==> flow/design.v <==
`timescale 1ns/1ps
module rotation #(
	parameter DSIZE		= 16
)(
	input				clock,
	input				rst_n,
	input [DSIZE-1:0]	idata,
	input [DSIZE-1:0]	comp,
	output[DSIZE-1:0]	odata,
	output				cmp_rel			 
);
reg [DSIZE-1:0]	data_reg;
always@(posedge clock,negedge rst_n)
	if(~rst_n)	data_reg	<= {DSIZE{1'b0}};
	else begin
		if(comp > idata)
				data_reg	<= idata;
		else	data_reg	<= idata - comp;
	end   
reg 			cmp_reg;
always@(posedge clock)
	cmp_reg		<= !(comp > idata);
assign	odata	= data_reg;
assign	cmp_rel	= cmp_reg;
endmodule
`timescale 1ns/1ps
module shift_add #(
	parameter	DSIZE	= 16,
	parameter	SNUM	= 0
)(
	input				clock	,
	input				en		,
	input [DSIZE-1:0]	X       ,
	input [DSIZE-1:0]	Y       ,
	output[DSIZE-1:0]	Z       
);
reg [DSIZE:0]		data;
always@(posedge clock)
	if(en)	data	<= X + (Y>>SNUM);
	else	data	<= X;
assign	Z = data[DSIZE]? {DSIZE{1'b1}} : data[DSIZE-1:0];
endmodule
`timescale 1ns/1ps
module shift_sub #(
	parameter	DSIZE	= 16,
	parameter	SNUM
)(
	input				clock	,
	input				en		,
	input [DSIZE-1:0]	X		,
	input [DSIZE-1:0]	Y		,
	output[DSIZE-1:0]	Z
);
reg [DSIZE:0]	data;
always@(posedge clock)
	if(en)	data	<= X - (Y>>SNUM);
	else	data	<= X;
assign	Z	= data[DSIZE]? {DSIZE{1'b0}} : data[DSIZE-1:0];
endmodule
`timescale 1ns/1ps
module collect_cos #(
	parameter		DSIZE	= 16,
	parameter		SEL		= 16
)(
	input				clock	,
	input				en		,
	input [DSIZE-1:0]	X		,
	output[DSIZE-1:0]	Y
);
localparam		CSIZE	= DSIZE;
localparam		COS_45_000		=  0.7071 * 2**CSIZE,      
                COS_26_565      =  0.8944 * 2**CSIZE,
                COS_14_036      =  0.9701 * 2**CSIZE,
                COS_7_1250      =  0.9923 * 2**CSIZE,
                COS_3_5763      =  0.9981 * 2**CSIZE,
                COS_1_7899      =  0.9995 * 2**CSIZE,
                COS_0_8952      =  0.9999 * 2**CSIZE,
                COS_0_4476      =  1.0000 * 2**CSIZE,
                COS_0_2238      =  1.0000 * 2**CSIZE,
                COS_0_1119      =  1.0000 * 2**CSIZE,
                COS_0_0560      =  1.0000 * 2**CSIZE,
                COS_0_0280      =  1.0000 * 2**CSIZE,
                COS_0_0140      =  1.0000 * 2**CSIZE,
                COS_0_0070      =  1.0000 * 2**CSIZE,
                COS_0_0035      =  1.0000 * 2**CSIZE,
                COS_0_0017      =  1.0000 * 2**CSIZE,
	            COS_0_0009	    =  1.0000 * 2**CSIZE;
wire [CSIZE:0]	cos_cf [16:0]	;
assign	cos_cf[ 0]	= COS_45_000		;
assign	cos_cf[ 1]	= COS_26_565		;
assign	cos_cf[ 2]	= COS_14_036		;
assign	cos_cf[ 3]	= COS_7_1250		;
assign	cos_cf[ 4]	= COS_3_5763		;
assign	cos_cf[ 5]	= COS_1_7899		;
assign	cos_cf[ 6]	= COS_0_8952		;
assign	cos_cf[ 7]	= COS_0_4476		;
assign	cos_cf[ 8]	= COS_0_2238		;
assign	cos_cf[ 9]	= COS_0_1119		;
assign	cos_cf[10]	= COS_0_0560		;
assign	cos_cf[11]	= COS_0_0280		;
assign	cos_cf[12]	= COS_0_0140		;
assign	cos_cf[13]	= COS_0_0070		;
assign	cos_cf[14]	= COS_0_0035		;
assign	cos_cf[15]	= COS_0_0017		;
assign	cos_cf[16]	= COS_0_0009		;
localparam [4:0]	SM = (SEL > 16)? 16 : SEL; 
reg [DSIZE+CSIZE-1:0]		mul_data;
always@(posedge clock)
	case(SM)
	5'd0	: mul_data	<= en? X * cos_cf[ 0]	: X << CSIZE ;
	5'd1    : mul_data	<= en? X * cos_cf[ 1]   : X << CSIZE ;
    5'd2    : mul_data	<= en? X * cos_cf[ 2]   : X << CSIZE ;
    5'd3    : mul_data	<= en? X * cos_cf[ 3]   : X << CSIZE ;
    5'd4    : mul_data	<= en? X * cos_cf[ 4]   : X << CSIZE ;
    5'd5    : mul_data	<= en? X * cos_cf[ 5]   : X << CSIZE ;
    5'd6    : mul_data	<= en? X * cos_cf[ 6]   : X << CSIZE ;
    5'd7    : mul_data	<= en? X * cos_cf[ 7]   : X << CSIZE ;
    5'd8    : mul_data	<= en? X * cos_cf[ 8]   : X << CSIZE ;
    5'd9    : mul_data	<= en? X * cos_cf[ 9]   : X << CSIZE ;
    5'd10   : mul_data	<= en? X * cos_cf[10]   : X << CSIZE ;
    5'd11   : mul_data	<= en? X * cos_cf[11]   : X << CSIZE ;
    5'd12   : mul_data	<= en? X * cos_cf[12]   : X << CSIZE ;
    5'd13   : mul_data	<= en? X * cos_cf[13]   : X << CSIZE ;
    5'd14   : mul_data	<= en? X * cos_cf[14]   : X << CSIZE ;
	5'd15   : mul_data	<= en? X * cos_cf[15]   : X << CSIZE ;
	5'd16   : mul_data	<= en? X * cos_cf[16]   : X << CSIZE ;  
	default : mul_data	<= X << DSIZE;
	endcase
assign	Y = mul_data[CSIZE+DSIZE-1-:DSIZE];
endmodule
`timescale 1ns/1ps
module sin_cos #(
	parameter	ASIZE	=	16,
	parameter	DSIZE	= 	16,
	parameter	RNUM	= 	16
)(
	input				clock 	,
	input [ASIZE-1:0]	angle   ,
	output[DSIZE-1:0]	cos		,
	output[DSIZE-1:0]	sin		
);
localparam	RSIZE	= (RNUM > 16)? 16 : RNUM;
localparam		Angle_45		= 45*2**     (1*ASIZE)	/90,			 
				Angle_26		= 26.5651*2**(1*ASIZE)	/90,       
				Angle_14		= 14.0362*2**(1*ASIZE)	/90,       
				Angle_7			= 7.1250*2** (1*ASIZE)	/90,        
				Angle_3			= 3.5763*2** (1*ASIZE)	/90,        
				Angle_1_7899	= 1.7899*2** (1*ASIZE)	/90,        
				Angle_0_8952	= 0.8952*2** (1*ASIZE)	/90,        
				Angle_0_4476	= 0.4476*2** (1*ASIZE)	/90,        
				Angle_0_2238	= 0.2238*2** (1*ASIZE)	/90,        
				Angle_0_1119	= 0.1119*2** (1*ASIZE)	/90,
				Angle_0_0560	= 0.0560*2** (1*ASIZE)	/90,
				Angle_0_0280	= 0.0280*2** (1*ASIZE)	/90,    	
                Angle_0_0140    = 0.0140*2** (1*ASIZE)	/90,
                Angle_0_0070    = 0.0070*2** (1*ASIZE)	/90,
                Angle_0_0035    = 0.0035*2** (1*ASIZE)	/90,
                Angle_0_0017    = 0.0017*2** (1*ASIZE)	/90,
                Angle_0_0009    = 0.0009*2** (1*ASIZE)	/90;
wire [ASIZE-1:0]	ANGLE [16:0];
assign	ANGLE [ 0]	= Angle_45				;    
assign	ANGLE [ 1]	= Angle_26	            ;
assign	ANGLE [ 2]	= Angle_14	            ;
assign	ANGLE [ 3]	= Angle_7		        ;
assign	ANGLE [ 4]	= Angle_3		        ;
assign	ANGLE [ 5]	= Angle_1_7899          ;
assign	ANGLE [ 6]	= Angle_0_8952          ;
assign	ANGLE [ 7]	= Angle_0_4476          ;
assign	ANGLE [ 8]	= Angle_0_2238          ;
assign	ANGLE [ 9]	= Angle_0_1119          ;
assign	ANGLE [10]	= Angle_0_0560          ;
assign	ANGLE [11]	= Angle_0_0280          ;
assign	ANGLE [12]	= Angle_0_0140          ;
assign	ANGLE [13]	= Angle_0_0070          ;
assign	ANGLE [14]	= Angle_0_0035          ;
assign	ANGLE [15]	= Angle_0_0017          ;
assign	ANGLE [16]	= Angle_0_0009          ;
wire[ASIZE-1:0]		angle_value	[RSIZE-1:0];
wire[ASIZE-1:0]		angle_rotate_result [RSIZE-1:0];	 
reg [RSIZE-1:0]		rotation_occure;
wire[RSIZE-1:0]		shift_en;			
assign	angle_value[0] = angle;
genvar II;
generate
for(II=0;II<RSIZE;II=II+1)begin:LOOP_BLOCK
rotation #(
	.DSIZE			(ASIZE)
)rotation_inst(
	.clock			(clock						),
	.rst_n          (1'b1						),
	.idata          (angle_value[II]			),
	.comp           (ANGLE[II]					),
	.odata          (angle_rotate_result[II]	),
	.cmp_rel		(shift_en[II]				)
);
if(II != (RSIZE-1))begin
assign	angle_value[II+1]	= angle_rotate_result[II];
end
end
endgenerate
wire[DSIZE:0]	xcoords_value 	[RSIZE-1:0];
wire[DSIZE:0]	ycoords_value	[RSIZE-1:0];
wire[DSIZE:0]	x_shift_result [RSIZE-1:0];
wire[DSIZE:0]	y_shift_result [RSIZE-1:0];
assign	xcoords_value[0]	= 1'b1<<DSIZE;
assign	ycoords_value[0]	= {DSIZE{1'b0}};
generate
for (II = 0;II<RSIZE;II=II+1)begin:SHIFT_BLOCK
shift_sub #(
	.DSIZE		(DSIZE+1		),
	.SNUM 		(II				)
)shift_sub_inst(
	.clock		(clock					),
	.en			(shift_en[II]           ),
	.X			(xcoords_value[II]          ),
	.Y			(ycoords_value[II]          ),
	.Z      	(x_shift_result[II]   )
);
shift_add #(
	.DSIZE		(DSIZE+1		),
	.SNUM 		(II				)
)shift_add_inst(
	.clock		(clock					),
	.en			(shift_en[II]           ),
	.X			(ycoords_value[II]          ),
	.Y			(xcoords_value[II]          ),
	.Z      	(y_shift_result[II]   )
);
if(II != (RSIZE-1))begin
assign	ycoords_value[II+1] = y_shift_result[II];
assign	xcoords_value[II+1]	= x_shift_result[II];
end
end
endgenerate
wire[DSIZE-1:0]		cos_coeff [RSIZE-1:0];
wire[DSIZE-1:0]		cos_coeff_result [RSIZE-1:0];
assign	cos_coeff[0]	= {DSIZE{1'b1}};
generate
for(II=0;II<RSIZE;II=II+1)begin:COS_COEFF_BLOCK
collect_cos #(
	.DSIZE			(DSIZE		),
	.SEL			(II			)
)collect_cos_inst(
	.clock			(clock					),
	.en				(shift_en[II]           ),
	.X				(cos_coeff[II]          ),
	.Y      		(cos_coeff_result[II]   )
);
if(II != (RSIZE-1))begin
assign	 cos_coeff[II+1] = cos_coeff_result[II];
end
end
endgenerate
reg [DSIZE+DSIZE:0]		X_reg,Y_reg;
always@(posedge clock)begin
	X_reg	<=  cos_coeff_result[RSIZE-1][DSIZE-1:0] *  x_shift_result[RSIZE-1][DSIZE-:(DSIZE+1)]; 
	Y_reg	<=  cos_coeff_result[RSIZE-1][DSIZE-1:0] *  y_shift_result[RSIZE-1][DSIZE-:(DSIZE+1)]; 
end
assign	cos	= X_reg[DSIZE+DSIZE-1-:DSIZE];
assign	sin	= Y_reg[DSIZE+DSIZE-1-:DSIZE];
endmodule
# From RTL to reports: sin_cos
# Tool output for the design above, in the order of the flow.
# Line numbers count from 1 in the design file above.
# Operators carry their Yosys type and port widths (W data, S select, Z words).
# Library cell names are shortened.
# A cell with -- has no value.
# design
top,sin_cos
clk_port,clock
cell_library,sky130hd
corner,tt_025C_1v80

# After elaboration
# Yosys after proc, flatten, opt, wreduce and memory -nomap, before mapping. Print and check cells are not counted. Equal cells are merged and count once.
# op_classes
n_addsub,45
multipliers,8
n_cmp,16
muxes,83
n_reduce_logical,16
# ops
op,count
$mul A16 B16 Y32 const B,5
$mux W17,61
$mul A16 B17 Y32,2
$mul A16 B13 Y29 const B,1
$mux W16,15
$mux W32,6
$mux W31,1
$add A17 B10 Y18,1
$sub A17 B10 Y18,1
$add A17 B11 Y18,1
$sub A17 B11 Y18,1
$add A17 B12 Y18,1
$sub A17 B12 Y18,1
$add A17 B13 Y18,1
$sub A17 B13 Y18,1
$add A17 B14 Y18,1
$sub A17 B14 Y18,1
$add A17 B15 Y18,1
$sub A17 B15 Y18,1
$sub A17 B16 Y18 const A,1
$add A17 B16 Y18 const B,1
$add A17 B2 Y18,1
$sub A17 B2 Y18,1
$add A17 B3 Y18,1
$sub A17 B3 Y18,1
$add A17 B4 Y18,1
$sub A17 B4 Y18,1
$add A17 B5 Y18,1
# Other operator kinds: 41; their cells: 56.
# bits
register_bits,1152
inputBits,17
output_inout_bits,32
word_cells,278

# Logic depth
# Longest topological path by Yosys (ltp), each cell counted once; first at word level (registers and memories cut), then after technology mapping (sequential cells cut; the memories' decode and read muxes count).
# logic_depth
depth_word,3
ABC_AREA,0
ltp_mapped,26
mapped_depth_nobuf,23

# Netlist
# The flow's flattened synthesis, as Yosys stat reports it; memories are mapped. The netlist is that of the ABC_AREA named above (0 if unset); the other value can give another one.
# The area totals of this step are shown rounded.
# mapped
cell_count,8368
yosys_area_um2,79100
seqArea_um2,19400
ff_cells,970
buf_cells,213
# by_type
cell,count,type_area_um2
dfxtp_1,970,1.94E+04
fa_1,919,1.84E+04
ha_1,916,1.15E+04
inv_1,1393,5.23E+03
xnor2_1,305,2.67E+03
nand2_1,607,2.28E+03
nor2_1,506,1.9E+03
xor2_1,191,1.67E+03
a21oi_1,317,1.59E+03
and2_1,249,1.56E+03
nor2b_1,218,1.36E+03
o21ai_0,236,1.18E+03
mux2_2,93,1.05E+03
a21o_1,128,960.922
nor3_1,169,845.811
or2_2,119,744.464
clkbuf_1,196,735.706
nand3_1,95,475.456
# Not listed: further types 81, cells in them 741.
# The figures by module come from a second, unflattened synthesis with its own total; it is not the netlist above.
# unflattened
hier_cells,13511
area_unflattened_um2,123000
# Rows give one instance, submodules left out.
# modules
mod,instances,n_cells,area_um2,mod_seq_area_um2
rotation (DSIZE=16),16,188,1620,420
sin_cos,1,1937,17400,641
collect_cos,1,642,6300,320
collect_cos,1,617,5820,320
collect_cos,1,549,5620,320
collect_cos,1,565,5340,320
collect_cos,1,572,5270,320
collect_cos,1,525,4870,320
collect_cos,1,454,4260,320
shift_sub,1,211,1700,360
shift_sub,1,201,1640,360
shift_add,1,196,1590,360
shift_add,1,192,1590,360
shift_sub,1,197,1540,360
# Further modules, not shown: 36.

# Path before layout
# OpenSTA on the mapped netlist: ideal clock, no wires. The path of least setup slack (recovery checks aside). Input and output delay are each 20% of the period. Register names are those of the netlist, which keeps one name where synthesis merged equal registers.
# synth_path
path_kind,reg-to-reg
from,reg SHIFT_BLOCK[15].shift_add_inst.data[17]
to,reg Y_reg[29]
clock_period_ps,6500
setup_ps,119
launch_ps,0
t_arrival_ps,6490
required_ps,6381
path_slack_ps,-109
path_delay_ps,6609
stages,25
n_path_buf,4
synth_period_reached_ps,6609
# "path_delay_ps" is the arrival time less input delay plus setup time.
# "stages": output pins that drive a net of the path, with the launching flip-flop's if there is one; two outputs of one cell count as two.
# "synth_period_reached_ps" = period - worst setup slack (recovery checks aside). The figure is calculated, with input and output delays left at 20% of the set period.
# The rows between start and end are the longest chain of elaborated cells between them; the timing report does not say that the signal goes this way. Where chains are equally long, one stands for them.
# Each line given opens the expression or statement behind the cell; cells for indexed reads and writes are added by Yosys, which also makes memories of some case tables.
# synth_via
cell_sequence,dfxtp_1 -> clkbuf_1 -> clkbuf_1 -> or2_2 -> clkbuf_1 -> clkbuf_1 -> nand2_1 -> fa_1 -> fa_1 -> fa_1 -> fa_1 -> inv_1 -> fa_1 -> inv_1 -> fa_1 -> inv_1 -> ha_1 -> nand2_1 -> or4b_2 -> a211oi_1 -> or4b_1 -> a31oi_1 -> o21ai_1 -> a21oi_1 -> xnor2_1
elab_chain_len,2
cells_between,2
cone_lines,2
classes_between,mul (1); mux (1)
# synth_lines
item,line_no,text
start: declaration,37,reg [DSIZE:0] data;
start: assignment,39,if(en) data <= X + (Y>>SNUM);
start: assignment,40,else data <= X;
$mux W17,41,assign Z = data[DSIZE]? {DSIZE{1'b1}} : data[DSIZE-1:0];
$mul A16 B17 Y32,257,Y_reg <= cos_coeff_result[RSIZE-1][DSIZE-1:0] * y_shift_result[RSIZE-1][DSIZE-:(DSIZE+1)];
end: assignment,257,

# Path in the finished layout
# From the final timing report of run 1: the path of least setup slack in the routed layout; clock arrival at registers is part of the times.
# The report prints the path's times to 10 ps; the period is as set.
# layout_path
path_kind,reg-to-reg
from,reg SHIFT_BLOCK[15].shift_add_inst.data[17]
to,reg Y_reg[28]
clock_period_ps,3750
setup_ps,60
launch_ps,690
t_arrival_ps,6630
required_ps,4370
path_slack_ps,-2260
stages,23
n_path_buf,2
# The rows between start and end are the longest chain of elaborated cells between them; the timing report does not say that the signal goes this way. Where chains are equally long, one stands for them.
# layout_via
cell_sequence,dfxtp_4 -> buf_6 -> or2_4 -> and2_4 -> fa_1 -> inv_1 -> fa_2 -> fa_1 -> inv_1 -> fa_2 -> fa_1 -> inv_1 -> fa_1 -> inv_2 -> ha_4 -> nand2_2 -> or4b_4 -> a211oi_4 -> or4b_4 -> a31oi_4 -> o21ai_2 -> buf_4 -> xor2_1
elab_chain_len,2
cells_between,2
cone_lines,2
classes_between,mul (1); mux (1)
# layout_lines
item,line_no,text
start: declaration,37,reg [DSIZE:0] data;
start: assignment,39,if(en) data <= X + (Y>>SNUM);
start: assignment,40,else data <= X;
$mux W17,41,assign Z = data[DSIZE]? {DSIZE{1'b1}} : data[DSIZE-1:0];
$mul A16 B17 Y32,257,Y_reg <= cos_coeff_result[RSIZE-1][DSIZE-1:0] * y_shift_result[RSIZE-1][DSIZE-:(DSIZE+1)];
end: assignment,257,

# 5 stored runs of sin_cos in the flow (synthesis by Yosys, layout by OpenROAD, sky130hd cells), in arbitrary order. Constraints: input delay and output delay 20% of the set period each, output load 0.01 pF.
# "clock_period_reached_ps" means the clock period less the worst setup slack. The figure is calculated, with input and output delays left at 20% of the set period.
# Measured values are rounded.
# Among the settings, - means not set for that run.
run,CELL_PAD_IN_SITES_GLOBAL_PLACEMENT,CORE_MARGIN,CORE_UTILIZATION,CTS_CLUSTER_DIAMETER,CTS_CLUSTER_SIZE,GPL_ROUTABILITY_DRIVEN,GPL_TIMING_DRIVEN,PLACE_DENSITY_LB_ADDON,TNS_END_PERCENT,period_ns,CAP_MARGIN,SLEW_MARGIN,ABC_AREA,CORE_ASPECT_RATIO,HOLD_SLACK_MARGIN,SETUP_SLACK_MARGIN,ys_area_um2,die_um2,final_cell_area_um2,worst_setup_slack_ps,final_setup_tns_ps,worst_hold_slack_ps,clock_period_reached_ps
run 1,1,9,40,295,25,0,1,0.25,80,3.75,20,20,-,-,-,-,79100,214000,92900,-2260,-190000,302,6013
run 2,1,9,41,-,96,0,-,-,90,7.66,30,20,0,-,-,-,79100,209000,86200,561,0,295,7099
run 3,-,2,40,27,19,1,-,-,-,6.5,20,40,0,0.74,-0.01,0.85,79100,201000,92800,376,0,282,6124
run 4,1,2,40,363,-,0,-,0.25,-,6.5,20,20,-,-,-,-,79100,201000,87500,285,0,306,6215
run 5,-,2,68,-,-,-,-,-,-,6.3,20,20,-,-,-,-,79100,119000,87400,132,0,308,6168
